==> flow/design.v <==
`timescale 1ns/10ps
module DW02_tree #(
    parameter num_inputs  = 8,
    parameter input_width = 8
) (
    input  wire [num_inputs*input_width-1:0] INPUT,
    output wire [input_width-1:0]            OUT0,
    output wire [input_width-1:0]            OUT1
);
integer i;
reg [input_width-1:0] sum;
always @(*) begin
    sum = {input_width{1'b0}};
    for (i = 0; i < num_inputs; i = i + 1)
        sum = sum + INPUT[i*input_width +: input_width];
end
assign OUT0 = sum;
assign OUT1 = {input_width{1'b0}};
endmodule
`timescale 1ns/10ps
module booth(
    input      [2:0] code,
    input      [8:0] src_data,
    output reg [9:0] out_data,  
    output reg       out_inv    
);
always @( * ) begin
    case( code )
        3'b000,
        3'b111:
        begin
            out_data = 10'h200;
            out_inv = 1'b0;
        end
        3'b001,
        3'b010:
        begin
            out_data = {~src_data[8], src_data};
            out_inv = 1'b0;
        end
        3'b101,
        3'b110:
        begin
            out_data = {src_data[8], ~src_data};
            out_inv = 1'b1;
        end
        3'b011:
        begin
            out_data = {~src_data[8], src_data[7:0], 1'b0};
            out_inv = 1'b0;
        end
        3'b100:
        begin
            out_data = {src_data[8], ~src_data[7:0], 1'b1};
            out_inv = 1'b1;
        end
        default:
        begin
            out_data = 10'h200;
            out_inv = 1'b0;
        end
    endcase
end
endmodule
`timescale 1ns/10ps
module mul_int8(
    input  wire [8:0]   rs1,
    input  wire [7:0]   rs2,
    output wire [16:0]  mul
);
wire [8:0] code;
wire [2:0] code_0;
wire [2:0] code_1;
wire [2:0] code_2;
wire [2:0] code_3;
wire [9:0] sel_data_0;
wire [9:0] sel_data_1;
wire [9:0] sel_data_2;
wire [9:0] sel_data_3;
wire sel_inv_0;
wire sel_inv_1;
wire sel_inv_2;
wire sel_inv_3;
assign code = {rs2[7:0], 1'b0};
assign code_0 = code[2:0];
assign code_1 = code[4:2];
assign code_2 = code[6:4];
assign code_3 = code[8:6];
booth u_booth_0 (
    .code      (code_0[2:0])
    ,.src_data (rs1[8:0])
    ,.out_data (sel_data_0)
    ,.out_inv  (sel_inv_0)
);
booth u_booth_1 (
    .code      (code_1[2:0])
    ,.src_data (rs1[8:0])
    ,.out_data (sel_data_1)
    ,.out_inv  (sel_inv_1)
);
booth u_booth_2 (
    .code      (code_2[2:0])
    ,.src_data (rs1[8:0])
    ,.out_data (sel_data_2)
    ,.out_inv  (sel_inv_2)
);
booth u_booth_3 (
    .code      (code_3[2:0])
    ,.src_data (rs1[8:0])
    ,.out_data (sel_data_3)
    ,.out_inv  (sel_inv_3)
);
reg     [16:0] ppre_0;
reg     [16:0] ppre_1;
reg     [16:0] ppre_2;
reg     [16:0] ppre_3;
reg     [16:0] ppre_4;
always @( * ) begin
    ppre_0 = {7'b0, sel_data_0};
    ppre_1 = {5'b0, sel_data_1, 1'b0, sel_inv_0};
    ppre_2 = {3'b0, sel_data_2, 1'b0, sel_inv_1, 2'b0};
    ppre_3 = {1'b0, sel_data_3, 1'b0, sel_inv_2, 4'b0};
    ppre_4 = {10'b0, sel_inv_3 , 6'b0 }; 
end
wire [84:0] pp_in;
assign pp_in = {ppre_4, ppre_3, ppre_2, ppre_1, ppre_0};
wire [16:0] pp_out_0;
wire [16:0] pp_out_1;
DW02_tree #(5, 17) u_tree_l0n0 (
   .INPUT    (pp_in[84:0])
  ,.OUT0     (pp_out_0[16:0])
  ,.OUT1     (pp_out_1[16:0])
);
assign mul = pp_out_0 + pp_out_1;
endmodule
`timescale 1ns/10ps
module mul(
    input  wire        clk,
    input  wire        rst,
    input  wire [63:0] lm,
    input  wire [63:0] rm,
    input  wire [1:0]  Data_type,
    output reg  [19:0] mul_out
);
wire is_8;
wire is_exp4;
wire is_ternary;
assign is_8 = Data_type==2'b11 || Data_type==2'b00; 
assign lm_is_int8 = Data_type==2'b11;
assign is_exp4 = Data_type==2'b10;
assign is_ternary = Data_type==2'b01;
wire [8:0] lms_0;
wire [8:0] lms_1;
wire [8:0] lms_2;
wire [8:0] lms_3;
wire [8:0] lms_4;
wire [8:0] lms_5;
wire [8:0] lms_6;
wire [8:0] lms_7;
wire [7:0] rm8_0;
wire [7:0] rm8_1;
wire [7:0] rm8_2;
wire [7:0] rm8_3;
wire [7:0] rm8_4;
wire [7:0] rm8_5;
wire [7:0] rm8_6;
wire [7:0] rm8_7;
wire [16:0] mul_int8_0;
wire [16:0] mul_int8_1;
wire [16:0] mul_int8_2;
wire [16:0] mul_int8_3;
wire [16:0] mul_int8_4;
wire [16:0] mul_int8_5;
wire [16:0] mul_int8_6;
wire [16:0] mul_int8_7;
assign lms_0 = !is_8 ? 9'd0 : lm_is_int8 ? {lm[7 ],lm[7 :0 ]} : {1'b0,lm[7 :0 ]};
assign lms_1 = !is_8 ? 9'd0 : lm_is_int8 ? {lm[15],lm[15:8 ]} : {1'b0,lm[15:8 ]};
assign lms_2 = !is_8 ? 9'd0 : lm_is_int8 ? {lm[23],lm[23:16]} : {1'b0,lm[23:16]};
assign lms_3 = !is_8 ? 9'd0 : lm_is_int8 ? {lm[31],lm[31:24]} : {1'b0,lm[31:24]};
assign lms_4 = !is_8 ? 9'd0 : lm_is_int8 ? {lm[39],lm[39:32]} : {1'b0,lm[39:32]};
assign lms_5 = !is_8 ? 9'd0 : lm_is_int8 ? {lm[47],lm[47:40]} : {1'b0,lm[47:40]};
assign lms_6 = !is_8 ? 9'd0 : lm_is_int8 ? {lm[55],lm[55:48]} : {1'b0,lm[55:48]};
assign lms_7 = !is_8 ? 9'd0 : lm_is_int8 ? {lm[63],lm[63:56]} : {1'b0,lm[63:56]};
assign {rm8_7,rm8_6,rm8_5,rm8_4,rm8_3,rm8_2,rm8_1,rm8_0} = rm;
mul_int8     u_mul_int8_0(
     .rs1   (lms_0     )
    ,.rs2   (rm8_0     )
    ,.mul   (mul_int8_0)
);
mul_int8     u_mul_int8_1(
     .rs1   (lms_1     )
    ,.rs2   (rm8_1     )
    ,.mul   (mul_int8_1)
);
mul_int8     u_mul_int8_2(
     .rs1   (lms_2     )
    ,.rs2   (rm8_2     )
    ,.mul   (mul_int8_2)
);
mul_int8     u_mul_int8_3(
     .rs1   (lms_3     )
    ,.rs2   (rm8_3     )
    ,.mul   (mul_int8_3)
);
mul_int8     u_mul_int8_4(
     .rs1   (lms_4     )
    ,.rs2   (rm8_4     )
    ,.mul   (mul_int8_4)
);
mul_int8     u_mul_int8_5(
     .rs1   (lms_5     )
    ,.rs2   (rm8_5     )
    ,.mul   (mul_int8_5)
);
mul_int8     u_mul_int8_6(
     .rs1   (lms_6     )
    ,.rs2   (rm8_6     )
    ,.mul   (mul_int8_6)
);
mul_int8     u_mul_int8_7(
     .rs1   (lms_7     )
    ,.rs2   (rm8_7     )
    ,.mul   (mul_int8_7)
);
function [13:0] exp4mul;
    input [3:0] a;
    input [3:0] b;
    reg [3:0] exp;
    reg zero_f;
    reg sign;
    reg [12:0] exp_decode;
    begin
        zero_f = (~|a[2:0]) | (~|b[2:0]);
        sign = a[3]^b[3];
        exp = zero_f ? 4'b0000 : a[2:0] + b[2:0] - 2'b10;
        exp_decode = 13'd1 << exp;
        exp4mul = zero_f ? 14'h2000 :
            sign ? {1'b0,~exp_decode+1'b1} :
            {1'b1, exp_decode};  
    end
endfunction
wire [13:0] mul_exp4_0;
wire [13:0] mul_exp4_1;
wire [13:0] mul_exp4_2;
wire [13:0] mul_exp4_3;
wire [13:0] mul_exp4_4;
wire [13:0] mul_exp4_5;
wire [13:0] mul_exp4_6;
wire [13:0] mul_exp4_7;
wire [13:0] mul_exp4_8;
wire [13:0] mul_exp4_9;
wire [13:0] mul_exp4_10;
wire [13:0] mul_exp4_11;
wire [13:0] mul_exp4_12;
wire [13:0] mul_exp4_13;
wire [13:0] mul_exp4_14;
wire [13:0] mul_exp4_15;
assign mul_exp4_0  = is_exp4 ? exp4mul(lm[ 3:0 ], rm[ 3:0 ]) : 14'd0;
assign mul_exp4_1  = is_exp4 ? exp4mul(lm[ 7:4 ], rm[ 7:4 ]) : 14'd0;
assign mul_exp4_2  = is_exp4 ? exp4mul(lm[11:8 ], rm[11:8 ]) : 14'd0;
assign mul_exp4_3  = is_exp4 ? exp4mul(lm[15:12], rm[15:12]) : 14'd0;
assign mul_exp4_4  = is_exp4 ? exp4mul(lm[19:16], rm[19:16]) : 14'd0;
assign mul_exp4_5  = is_exp4 ? exp4mul(lm[23:20], rm[23:20]) : 14'd0;
assign mul_exp4_6  = is_exp4 ? exp4mul(lm[27:24], rm[27:24]) : 14'd0;
assign mul_exp4_7  = is_exp4 ? exp4mul(lm[31:28], rm[31:28]) : 14'd0;
assign mul_exp4_8  = is_exp4 ? exp4mul(lm[35:32], rm[35:32]) : 14'd0;
assign mul_exp4_9  = is_exp4 ? exp4mul(lm[39:36], rm[39:36]) : 14'd0;
assign mul_exp4_10 = is_exp4 ? exp4mul(lm[43:40], rm[43:40]) : 14'd0;
assign mul_exp4_11 = is_exp4 ? exp4mul(lm[47:44], rm[47:44]) : 14'd0;
assign mul_exp4_12 = is_exp4 ? exp4mul(lm[51:48], rm[51:48]) : 14'd0;
assign mul_exp4_13 = is_exp4 ? exp4mul(lm[55:52], rm[55:52]) : 14'd0;
assign mul_exp4_14 = is_exp4 ? exp4mul(lm[59:56], rm[59:56]) : 14'd0;
assign mul_exp4_15 = is_exp4 ? exp4mul(lm[63:60], rm[63:60]) : 14'd0;
wire [14:0] mul_exp4_l0;
wire [14:0] mul_exp4_l1;
wire [14:0] mul_exp4_l2;
wire [14:0] mul_exp4_l3;
wire [14:0] mul_exp4_l4;
wire [14:0] mul_exp4_l5;
wire [14:0] mul_exp4_l6;
wire [14:0] mul_exp4_l7;
assign mul_exp4_l0 = mul_exp4_0 + mul_exp4_1;
assign mul_exp4_l1 = mul_exp4_2 + mul_exp4_3;
assign mul_exp4_l2 = mul_exp4_4 + mul_exp4_5;
assign mul_exp4_l3 = mul_exp4_6 + mul_exp4_7;
assign mul_exp4_l4 = mul_exp4_8 + mul_exp4_9;
assign mul_exp4_l5 = mul_exp4_10 + mul_exp4_11;
assign mul_exp4_l6 = mul_exp4_12 + mul_exp4_13;
assign mul_exp4_l7 = mul_exp4_14 + mul_exp4_15;
function [1:0] ternary2mul;
    input [1:0] a;
    input [1:0] b;
    begin
        ternary2mul = ((~|a) | (~|b)) ? 2'b10 : {a[1]~^b[1],1'b1}; 
    end
endfunction
wire [1:0] mul_ter2_0;
wire [1:0] mul_ter2_1;
wire [1:0] mul_ter2_2;
wire [1:0] mul_ter2_3;
wire [1:0] mul_ter2_4;
wire [1:0] mul_ter2_5;
wire [1:0] mul_ter2_6;
wire [1:0] mul_ter2_7;
wire [1:0] mul_ter2_8;
wire [1:0] mul_ter2_9;
wire [1:0] mul_ter2_10;
wire [1:0] mul_ter2_11;
wire [1:0] mul_ter2_12;
wire [1:0] mul_ter2_13;
wire [1:0] mul_ter2_14;
wire [1:0] mul_ter2_15;
wire [1:0] mul_ter2_16;
wire [1:0] mul_ter2_17;
wire [1:0] mul_ter2_18;
wire [1:0] mul_ter2_19;
wire [1:0] mul_ter2_20;
wire [1:0] mul_ter2_21;
wire [1:0] mul_ter2_22;
wire [1:0] mul_ter2_23;
wire [1:0] mul_ter2_24;
wire [1:0] mul_ter2_25;
wire [1:0] mul_ter2_26;
wire [1:0] mul_ter2_27;
wire [1:0] mul_ter2_28;
wire [1:0] mul_ter2_29;
wire [1:0] mul_ter2_30;
wire [1:0] mul_ter2_31;
assign mul_ter2_0  = is_ternary ? ternary2mul(lm[ 1:0 ],rm[ 1:0 ]) : 2'b00;
assign mul_ter2_1  = is_ternary ? ternary2mul(lm[ 3:2 ],rm[ 3:2 ]) : 2'b00;
assign mul_ter2_2  = is_ternary ? ternary2mul(lm[ 5:4 ],rm[ 5:4 ]) : 2'b00;
assign mul_ter2_3  = is_ternary ? ternary2mul(lm[ 7:6 ],rm[ 7:6 ]) : 2'b00;
assign mul_ter2_4  = is_ternary ? ternary2mul(lm[ 9:8 ],rm[ 9:8 ]) : 2'b00;
assign mul_ter2_5  = is_ternary ? ternary2mul(lm[11:10],rm[11:10]) : 2'b00;
assign mul_ter2_6  = is_ternary ? ternary2mul(lm[13:12],rm[13:12]) : 2'b00;
assign mul_ter2_7  = is_ternary ? ternary2mul(lm[15:14],rm[15:14]) : 2'b00;
assign mul_ter2_8  = is_ternary ? ternary2mul(lm[17:16],rm[17:16]) : 2'b00;
assign mul_ter2_9  = is_ternary ? ternary2mul(lm[19:18],rm[19:18]) : 2'b00;
assign mul_ter2_10 = is_ternary ? ternary2mul(lm[21:20],rm[21:20]) : 2'b00;
assign mul_ter2_11 = is_ternary ? ternary2mul(lm[23:22],rm[23:22]) : 2'b00;
assign mul_ter2_12 = is_ternary ? ternary2mul(lm[25:24],rm[25:24]) : 2'b00;
assign mul_ter2_13 = is_ternary ? ternary2mul(lm[27:26],rm[27:26]) : 2'b00;
assign mul_ter2_14 = is_ternary ? ternary2mul(lm[29:28],rm[29:28]) : 2'b00;
assign mul_ter2_15 = is_ternary ? ternary2mul(lm[31:30],rm[31:30]) : 2'b00;
assign mul_ter2_16 = is_ternary ? ternary2mul(lm[33:32],rm[33:32]) : 2'b00;
assign mul_ter2_17 = is_ternary ? ternary2mul(lm[35:34],rm[35:34]) : 2'b00;
assign mul_ter2_18 = is_ternary ? ternary2mul(lm[37:36],rm[37:36]) : 2'b00;
assign mul_ter2_19 = is_ternary ? ternary2mul(lm[39:38],rm[39:38]) : 2'b00;
assign mul_ter2_20 = is_ternary ? ternary2mul(lm[41:40],rm[41:40]) : 2'b00;
assign mul_ter2_21 = is_ternary ? ternary2mul(lm[43:42],rm[43:42]) : 2'b00;
assign mul_ter2_22 = is_ternary ? ternary2mul(lm[45:44],rm[45:44]) : 2'b00;
assign mul_ter2_23 = is_ternary ? ternary2mul(lm[47:46],rm[47:46]) : 2'b00;
assign mul_ter2_24 = is_ternary ? ternary2mul(lm[49:48],rm[49:48]) : 2'b00;
assign mul_ter2_25 = is_ternary ? ternary2mul(lm[51:50],rm[51:50]) : 2'b00;
assign mul_ter2_26 = is_ternary ? ternary2mul(lm[53:52],rm[53:52]) : 2'b00;
assign mul_ter2_27 = is_ternary ? ternary2mul(lm[55:54],rm[55:54]) : 2'b00;
assign mul_ter2_28 = is_ternary ? ternary2mul(lm[57:56],rm[57:56]) : 2'b00;
assign mul_ter2_29 = is_ternary ? ternary2mul(lm[59:58],rm[59:58]) : 2'b00;
assign mul_ter2_30 = is_ternary ? ternary2mul(lm[61:60],rm[61:60]) : 2'b00;
assign mul_ter2_31 = is_ternary ? ternary2mul(lm[63:62],rm[63:62]) : 2'b00;
wire [39:0] pp_ter2_in_3;
wire [39:0] pp_ter2_in_2;
wire [39:0] pp_ter2_in_1;
wire [39:0] pp_ter2_in_0;
wire [4:0] pp_ter2_out_0;
wire [4:0] pp_ter2_out_1;
wire [4:0] pp_ter2_out_2;
wire [4:0] pp_ter2_out_3;
wire [4:0] pp_ter2_out_4;
wire [4:0] pp_ter2_out_5;
wire [4:0] pp_ter2_out_6;
wire [4:0] pp_ter2_out_7;
assign pp_ter2_in_3 = {3'b000,mul_ter2_31, 3'b000,mul_ter2_30, 3'b000,mul_ter2_29, 3'b000,mul_ter2_28,
                       3'b000,mul_ter2_27, 3'b000,mul_ter2_26, 3'b000,mul_ter2_25, 3'b000,mul_ter2_24};
assign pp_ter2_in_2 = {3'b000,mul_ter2_23, 3'b000,mul_ter2_22, 3'b000,mul_ter2_21, 3'b000,mul_ter2_20,
                       3'b000,mul_ter2_19, 3'b000,mul_ter2_18, 3'b000,mul_ter2_17, 3'b000,mul_ter2_16};
assign pp_ter2_in_1 = {3'b000,mul_ter2_15, 3'b000,mul_ter2_14, 3'b000,mul_ter2_13, 3'b000,mul_ter2_12,
                       3'b000,mul_ter2_11, 3'b000,mul_ter2_10, 3'b000,mul_ter2_9,  3'b000,mul_ter2_8};
assign pp_ter2_in_0 = {3'b000,mul_ter2_7,  3'b000,mul_ter2_6,  3'b000,mul_ter2_5,  3'b000,mul_ter2_4,
                       3'b000,mul_ter2_3,  3'b000,mul_ter2_2,  3'b000,mul_ter2_1,  3'b000,mul_ter2_0};
DW02_tree #(8, 5) u_tree_ter0 (
   .INPUT    (pp_ter2_in_0[39:0])
  ,.OUT0     (pp_ter2_out_0[4:0])
  ,.OUT1     (pp_ter2_out_1[4:0])
);
DW02_tree #(8, 5) u_tree_ter1 (
   .INPUT    (pp_ter2_in_1[39:0])
  ,.OUT0     (pp_ter2_out_2[4:0])
  ,.OUT1     (pp_ter2_out_3[4:0])
);
DW02_tree #(8, 5) u_tree_ter2 (
   .INPUT    (pp_ter2_in_2[39:0])
  ,.OUT0     (pp_ter2_out_4[4:0])
  ,.OUT1     (pp_ter2_out_5[4:0])
);
DW02_tree #(8, 5) u_tree_ter3 (
   .INPUT    (pp_ter2_in_3[39:0])
  ,.OUT0     (pp_ter2_out_6[4:0])
  ,.OUT1     (pp_ter2_out_7[4:0])
);
reg [16:0] pp_reg[0:7];
wire [16:0] pp_reg_w[0:7];
assign pp_reg_w[0] = is_8 ? mul_int8_0[16:0] : is_exp4 ? {2'b00, mul_exp4_l0} : {{12{1'b0}}, pp_ter2_out_0};
assign pp_reg_w[1] = is_8 ? mul_int8_1[16:0] : is_exp4 ? {2'b00, mul_exp4_l1} : {{12{1'b0}}, pp_ter2_out_1};
assign pp_reg_w[2] = is_8 ? mul_int8_2[16:0] : is_exp4 ? {2'b00, mul_exp4_l2} : {{12{1'b0}}, pp_ter2_out_2};
assign pp_reg_w[3] = is_8 ? mul_int8_3[16:0] : is_exp4 ? {2'b00, mul_exp4_l3} : {{12{1'b0}}, pp_ter2_out_3};
assign pp_reg_w[4] = is_8 ? mul_int8_4[16:0] : is_exp4 ? {2'b00, mul_exp4_l4} : {{12{1'b0}}, pp_ter2_out_4};
assign pp_reg_w[5] = is_8 ? mul_int8_5[16:0] : is_exp4 ? {2'b00, mul_exp4_l5} : {{12{1'b0}}, pp_ter2_out_5};
assign pp_reg_w[6] = is_8 ? mul_int8_6[16:0] : is_exp4 ? {2'b00, mul_exp4_l6} : {{12{1'b0}}, pp_ter2_out_6};
assign pp_reg_w[7] = is_8 ? mul_int8_7[16:0] : is_exp4 ? {2'b00, mul_exp4_l7} : {{12{1'b0}}, pp_ter2_out_7};
always @(posedge clk) begin
    if(rst) begin
        pp_reg[0] <= #1 {17{1'b0}};
        pp_reg[1] <= #1 {17{1'b0}};
        pp_reg[2] <= #1 {17{1'b0}};
        pp_reg[3] <= #1 {17{1'b0}};
        pp_reg[4] <= #1 {17{1'b0}};
        pp_reg[5] <= #1 {17{1'b0}};
        pp_reg[6] <= #1 {17{1'b0}};
        pp_reg[7] <= #1 {17{1'b0}};
    end else begin
        pp_reg[0] <= #1 pp_reg_w[0];
        pp_reg[1] <= #1 pp_reg_w[1];
        pp_reg[2] <= #1 pp_reg_w[2];
        pp_reg[3] <= #1 pp_reg_w[3];
        pp_reg[4] <= #1 pp_reg_w[4];
        pp_reg[5] <= #1 pp_reg_w[5];
        pp_reg[6] <= #1 pp_reg_w[6];
        pp_reg[7] <= #1 pp_reg_w[7];
    end
end
wire [19:0] res_sub;
assign res_sub = is_8 ? 20'hAB000 :   
                 is_exp4 ? 20'hE0000 :   
                 20'hFFFC0;              
wire [179:0] mul_src;
assign mul_src = {3'b000,pp_reg[7], 3'b000,pp_reg[6], 3'b000,pp_reg[5], 3'b000,pp_reg[4],
                  3'b000,pp_reg[3], 3'b000,pp_reg[2], 3'b000,pp_reg[1], 3'b000,pp_reg[0],
                  res_sub[19:0] };
wire [19:0] mul_out0,mul_out1;
DW02_tree #(9, 20) u_tree_mul (
   .INPUT    (mul_src[179:0])
  ,.OUT0     (mul_out0[19:0])
  ,.OUT1     (mul_out1[19:0])
);
wire [19:0] mul_out_w;
assign mul_out_w = mul_out0 + mul_out1;
always @(posedge clk) begin
    if(rst)
        mul_out <= #1 {20{1'b0}};
    else
        mul_out <= #1 mul_out_w;
end
endmodule
Reports on mul. Tool output for the design above, in the order of the flow. Line numbers count from 1 in the design file above. Operators carry their Yosys type and port widths (W data, S select, Z words). Cell names lack the library's common part. The mark -- stands for no value.

Design top: mul. Clock input: clk. Cell library: sky130hd. Library corner: tt_025C_1v80.

Elaborated design. Source: Yosys, flattened and elaborated. Widths are those after wreduce; folded enables and synchronous resets count as part of the registers. Registers that Yosys merges into a memory's read port (data or address) are not register bits. Print and check cells do not count. Equal cells are merged and count once.

Under $add $sub $neg stands 124. Multipliers: 0. Under divide/modulo/power cells stands 0. Under $lt $le $gt $ge stands 0. For equality and inequality tests the number is 195. Shift operators: 16. The figure for multiplexer cells is 226. For bitwise operators the number is 136. For reductions and logical operators the number is 362.

Operators by type and width (count): $pmux W10 S5 (24); $mux W14 (48); $pmux W10 S4 (8); $reduce_or A2 Y1 (152); $eq A3 B3 Y1 const B (96); $shl A1 B4 Y13 const A (16); $add A13 B1 Y13 const B (16); $not A13 Y13 (16); $reduce_or A3 Y1 (56); $add A20 B17 Y20 (8); $mux W17 (9); $eq A3 B2 Y1 const B (48); $mux W9 (16); $add A15 B16 Y17 (8); $add A17 B7 Y17 (8); $mux W2 (64); $add A13 B14 Y15 (8); $add A14 B14 Y15 (8); $add A5 B2 Y5 (24); $reduce_or A5 Y1 (24); $mux W15 (8); $add A10 B12 Y13 (8); $logic_not A1 Y1 (96); $logic_not A3 Y1 (32); $eq A3 B1 Y1 const B (24); $not A9 Y9 (8); $add A3 B3 Y4 (16); $sub A4 B2 Y4 const B (16).

Not listed: further kinds 13, cells in them 194.

The entry for bits in registers reads 156. The figure for latch bits is 0. The entry for memory bits (writable) reads 0. For memory bits (read-only) the number is 0. For word width x clocked read ports the number is 0. The entry for memories kept reads 0. The entry for bits of input ports reads 132. Under output and inout port bits stands 20. The figure for word-level cells is 1068.

Longest topological paths. Depth = most cells in a row (Yosys ltp): at word level without a register or memory, in the mapped netlist without a sequential cell, where the memories' decode and read muxes count.

Depth after elaboration: 14. The figure for ABC_AREA is 0. Under gate-level depth with buffers stands 27. For depth with buffers taken out the number is 24.

Synthesis result. Source: synth_stat.txt of the flow (Yosys; design flattened, memories mapped). It holds for the ABC_AREA given above (unset counts as 0); a run with the other value may have another netlist. The area totals of this step are shown rounded.

For cells in the netlist the number is 6310. For synthesis area the number is 45600 um2. Sequential area: 3120 um2. The entry for flip-flop cells reads 156. Under buffers stands 496.

Cell types: ha_1 (count 540, area in all 6756.48 um2); fa_1 (count 300, area in all 6005.76 um2); dfxtp_1 (count 156, area in all 3.12E+03 um2); a21oi_1 (count 601, area in all 3.01E+03 um2); o21ai_0 (count 538, area in all 2.69E+03 um2); mux2i_1 (count 268, area in all 2.68E+03 um2); nor2_1 (count 584, area in all 2.19E+03 um2); nand2_1 (count 489, area in all 1835.51 um2); inv_1 (count 466, area in all 1.75E+03 um2); xnor2_1 (count 179, area in all 1.57E+03 um2); clkbuf_1 (count 403, area in all 1.51E+03 um2); xor2_1 (count 154, area in all 1.35E+03 um2); a21o_1 (count 130, area in all 975.936 um2); nand3_1 (count 145, area in all 725.696 um2); o22ai_1 (count 112, area in all 700.672 um2); nor3_1 (count 133, area in all 665.638 um2); a22o_1 (count 68, area in all 595.571 um2); o221ai_1 (count 55, area in all 481.712 um2).

Not listed: further types 61, cells in them 989. The figures by module come from a second, unflattened synthesis with its own total; it is not the netlist above.

Under cells (unflattened synthesis) stands 8034. The figure for area (unflattened synthesis) is 63000 um2.

Each row is one instance without its submodules.

Modules: mul (times used 1, cells 2814, area 19800 um2, sequential area 3120 um2); DW02_tree (times used 8, cells 299, area 2360 um2, sequential area 0.0 um2); booth (times used 32, cells 38, area 318 um2, sequential area 0.0 um2); mul_int8 (times used 8, cells 107, area 831 um2, sequential area 0.0 um2); DW02_tree (times used 1, cells 440, area 4300 um2, sequential area 0.0 um2); DW02_tree (times used 4, cells 79, area 788 um2, sequential area 0.0 um2).

Timing after synthesis. Source: OpenSTA report_checks on the synthesized netlist (no wires, ideal clock, input and output delay 20% of the period each), path of least setup slack; recovery checks are left aside. Register names are those of the netlist, which keeps one name where synthesis merged equal registers.

Path kind: input to register. Start point: in Data_type[1]. End point: reg mul_out[19]. Under clock period stands 6.5 ns. For external input delay the number is 1.300 ns. The entry for setup time reads 0.121 ns. The figure for launch time at the first pin is 1.300 ns. The entry for data arrival time reads 6.212 ns. For required time the number is 6.379 ns. Under path slack stands 0.167 ns. Under delay of the path stands 5.033 ns. For driving pins on the path the number is 17. Path buffers: 2. Synthesis period reached: 6.333 ns.

"delay of the path" is the arrival time less input delay plus setup time. "driving pins on the path": output pins that drive a net of the path, with the launching flip-flop's if there is one; two outputs of one cell count as two. "synthesis period reached" = period - worst setup slack (recovery checks aside). The figure is calculated, with input and output delays left at 20% of the set period. The rows between start and end are the longest chain of elaborated cells between them; the timing report does not say that the signal goes this way. Where chains are equally long, one stands for them. Each line given opens the expression or statement behind the cell; cells for indexed reads and writes are added by Yosys, which also makes memories of some case tables.

Cell sequence: inv_1 ha_1 clkbuf_1 clkinv_1 clkbuf_1 fa_1 fa_1 fa_1 fa_1 inv_1 ha_1 or4_4 o2111a_1 a311o_1 o22ai_2 o21ai_2 mux2_4. The entry for length of the longest elaborated chain reads 11. Under elaborated cells on any way between the ends stands 14. Those cells by class: add/sub: 8; eq/ne: 2; mux: 2; reduce/logical: 2.

Ends and longest elaborated chain, after synthesis: from (decl) (RTL line 142) `input  wire [1:0]  Data_type,`; $eq A2 B2 Y1 (RTL line 150) `assign is_exp4 = Data_type==2'b10;`; $mux W17 (RTL line 434) `is_exp4 ? 20'hE0000 :`; $mux W19 (RTL line 433) `assign res_sub = is_8 ? 20'hAB000 :`; $add A20 B17 Y20 x8 (RTL line 15) `sum = sum + INPUT[i*input_width +: input_width];`; to (assign) (RTL line 450) `mul_out <= #1 {20{1'b0}};`; to (assign) (RTL line 452) `mul_out <= #1 mul_out_w;`; to (decl) (RTL line 143) `output reg  [19:0] mul_out`.

Worst path after layout. From the final timing report of run B: the path of least setup slack in the routed layout; clock arrival at registers is part of the times.

Path kind: input to register. Start point: in rm[41]. End point: reg pp_reg[5][12]. Under clock period stands 8.69 ns. For external input delay the number is 1.74 ns. The entry for setup time reads 0.14 ns. The figure for launch time at the first pin is 1.74 ns. The entry for data arrival time reads 7.71 ns. For required time the number is 9.02 ns. Under path slack stands 1.31 ns. For driving pins on the path the number is 21. Path buffers: 1.

The rows between start and end are the longest chain of elaborated cells between them; the timing report does not say that the signal goes this way. Where chains are equally long, one stands for them.

Cell sequence: clkdlybuf4s50_1 inv_1 ha_1 inv_1 ha_1 inv_1 fa_1 nand2b_1 or3_1 ha_1 nand2_1 o21ai_0 a221oi_1 ha_1 o21ai_0 a21boi_0 and3_1 a211oi_1 a21oi_1 xnor2_1 o22ai_1. The entry for length of the longest elaborated chain reads 13. Under elaborated cells on any way between the ends stands 42. Under RTL lines with such cells stands 10. Those cells by class: add/sub: 8; eq/ne: 10; shift: 1; mux: 10; logic: 2; reduce/logical: 11.

Ends and longest elaborated chain, after layout: from (decl) (RTL line 141) `input  wire [63:0] rm,`; $reduce_or A3 Y1 (RTL line 233) `zero_f = (~|a[2:0]) | (~|b[2:0]);`; $logic_not A1 Y1 (RTL line 233); $or A1 B1 Y1 (RTL line 233); $mux W4 (RTL line 235) `exp = zero_f ? 4'b0000 : a[2:0] + b[2:0] - 2'b10;`; $shl A1 B4 Y13 (RTL line 236) `exp_decode = 13'd1 << exp;`; $not A13 Y13 (RTL line 238) `sign ? {1'b0,~exp_decode+1'b1} :`; $add A13 B1 Y13 (RTL line 238); $mux W14 (RTL line 238); $mux W14 (RTL line 237) `exp4mul = zero_f ? 14'h2000 :`; $mux W14 (RTL line 268) `assign mul_exp4_10 = is_exp4 ? exp4mul(lm[43:40], rm[43:40]) : 14'd0;`; $add A14 B14 Y15 (RTL line 287) `assign mul_exp4_l5 = mul_exp4_10 + mul_exp4_11;`; $mux W15 (RTL line 408) `assign pp_reg_w[5] = is_8 ? mul_int8_5[16:0] : is_exp4 ? {2'b00, mul_exp4_l5} : {{12{1'b0}}, pp_ter2_out_5};`; $mux W17 (RTL line 408); to (assign) (RTL line 418) `pp_reg[5] <= #1 {17{1'b0}};`; to (assign) (RTL line 427) `pp_reg[5] <= #1 pp_reg_w[5];`; to (decl) (RTL line 401) `reg [16:0] pp_reg[0:7];`.

## Implementation results

Below are 6 stored runs of the flow (Yosys, OpenROAD; platform sky130hd) on mul, each with its settings and what was measured, unordered. Constraints: input delay and output delay 20% of the set period each, output load 0.01 pF. By "critical path time" is meant the share of the clock period that the worst setup path is allowed (20% is reserved at inputs, 20% at outputs), minus its slack. Clock arrival times at its registers enter into it. "total design power" rests on the timing tool's default activity at the inputs, not on a simulated workload. Results are given in rounded form.

Run A has these settings: CELL_PAD_IN_SITES_DETAIL_PLACEMENT 2; GPL_ROUTABILITY_DRIVEN 0; HOLD_SLACK_MARGIN 0.16; MAX_ROUTING_LAYER met4; PLACE_DENSITY 0.58; TNS_END_PERCENT 5; period_ns 6.5; CAP_MARGIN 20; CORE_MARGIN 2; CORE_UTILIZATION 40; SLEW_MARGIN 20. Outcome: incomplete, routing halted on GRT-0232.

Run B has these settings: CELL_PAD_IN_SITES_DETAIL_PLACEMENT 1; CELL_PAD_IN_SITES_GLOBAL_PLACEMENT 2; CORE_ASPECT_RATIO 1.4; CORE_UTILIZATION 30; CTS_CLUSTER_DIAMETER 24; CTS_CLUSTER_SIZE 17; GPL_ROUTABILITY_DRIVEN 0; PLACE_DENSITY_LB_ADDON 0.12; SLEW_MARGIN 20; TNS_END_PERCENT 50; period_ns 8.69; CAP_MARGIN 20; CORE_MARGIN 2. The netlist area reported by Yosys is 45600 um2. The die area reads 155000 um2. For the utilization after routing the run shows 32.7 %. The setup slack of the worst path stands at 1.31 ns. The measured setup TNS is 0.000 ns. The measured final worst hold slack is 0.909 ns. For the total design power the run shows 12800 uW. The critical path time reads 5.64 ns. Worst path kind: input to register.

Run C has these settings: CELL_PAD_IN_SITES_DETAIL_PLACEMENT 2; CELL_PAD_IN_SITES_GLOBAL_PLACEMENT 1; CORE_MARGIN 4; CORE_UTILIZATION 26; GPL_ROUTABILITY_DRIVEN 0; HOLD_SLACK_MARGIN 0.16; MAX_ROUTING_LAYER met4; PLACE_DENSITY 0.66; SETUP_SLACK_MARGIN 1.17; TNS_END_PERCENT 5; period_ns 6.5; CAP_MARGIN 20; SLEW_MARGIN 20. The netlist area reported by Yosys is 45600 um2. The die area reads 182000 um2. For the utilization after routing the run shows 32.4 %. The setup slack of the worst path stands at -0.500 ns. The measured setup TNS is -1.74 ns. The measured final worst hold slack is 1.04 ns. For the total design power the run shows 26800 uW. The critical path time reads 5.70 ns. Worst path kind: input to register.

Run D has these settings: CORE_UTILIZATION 40; period_ns 6.26; CAP_MARGIN 20; CORE_MARGIN 2; SLEW_MARGIN 20. The netlist area reported by Yosys is 45600 um2. The die area reads 117000 um2. For the utilization after routing the run shows 47.4 %. The setup slack of the worst path stands at 0.193 ns. The measured setup TNS is 0.000 ns. The measured final worst hold slack is 0.729 ns. For the total design power the run shows 19300 uW. The critical path time reads 4.81 ns. Worst path kind: input to register.

Run E has these settings: CAP_MARGIN 35; CELL_PAD_IN_SITES_DETAIL_PLACEMENT 2; CORE_ASPECT_RATIO 0.77; CORE_UTILIZATION 40; CTS_CLUSTER_SIZE 28; GPL_TIMING_DRIVEN 0; MAX_ROUTING_LAYER met4; MIN_ROUTING_LAYER met1; TNS_END_PERCENT 35; period_ns 11.0; CORE_MARGIN 2; SLEW_MARGIN 20. Outcome: incomplete, routing halted on ODB-0269.

Run F has these settings: ABC_AREA 0; CELL_PAD_IN_SITES_DETAIL_PLACEMENT 2; CELL_PAD_IN_SITES_GLOBAL_PLACEMENT 1; CORE_ASPECT_RATIO 1.22; CORE_MARGIN 7; CORE_UTILIZATION 26; CTS_CLUSTER_DIAMETER 389; CTS_CLUSTER_SIZE 92; GPL_ROUTABILITY_DRIVEN 0; HOLD_SLACK_MARGIN 0.16; MAX_ROUTING_LAYER met4; PLACE_DENSITY 0.66; SETUP_SLACK_MARGIN 1.17; TNS_END_PERCENT 5; period_ns 6.5; CAP_MARGIN 20; SLEW_MARGIN 20. The netlist area reported by Yosys is 45600 um2. The die area reads 187000 um2. For the utilization after routing the run shows 32.7 %. The setup slack of the worst path stands at -1.16 ns. The measured setup TNS is -2.57 ns. The measured final worst hold slack is 1.08 ns. For the total design power the run shows 25000 uW. The critical path time reads 6.36 ns. Worst path kind: input to register.
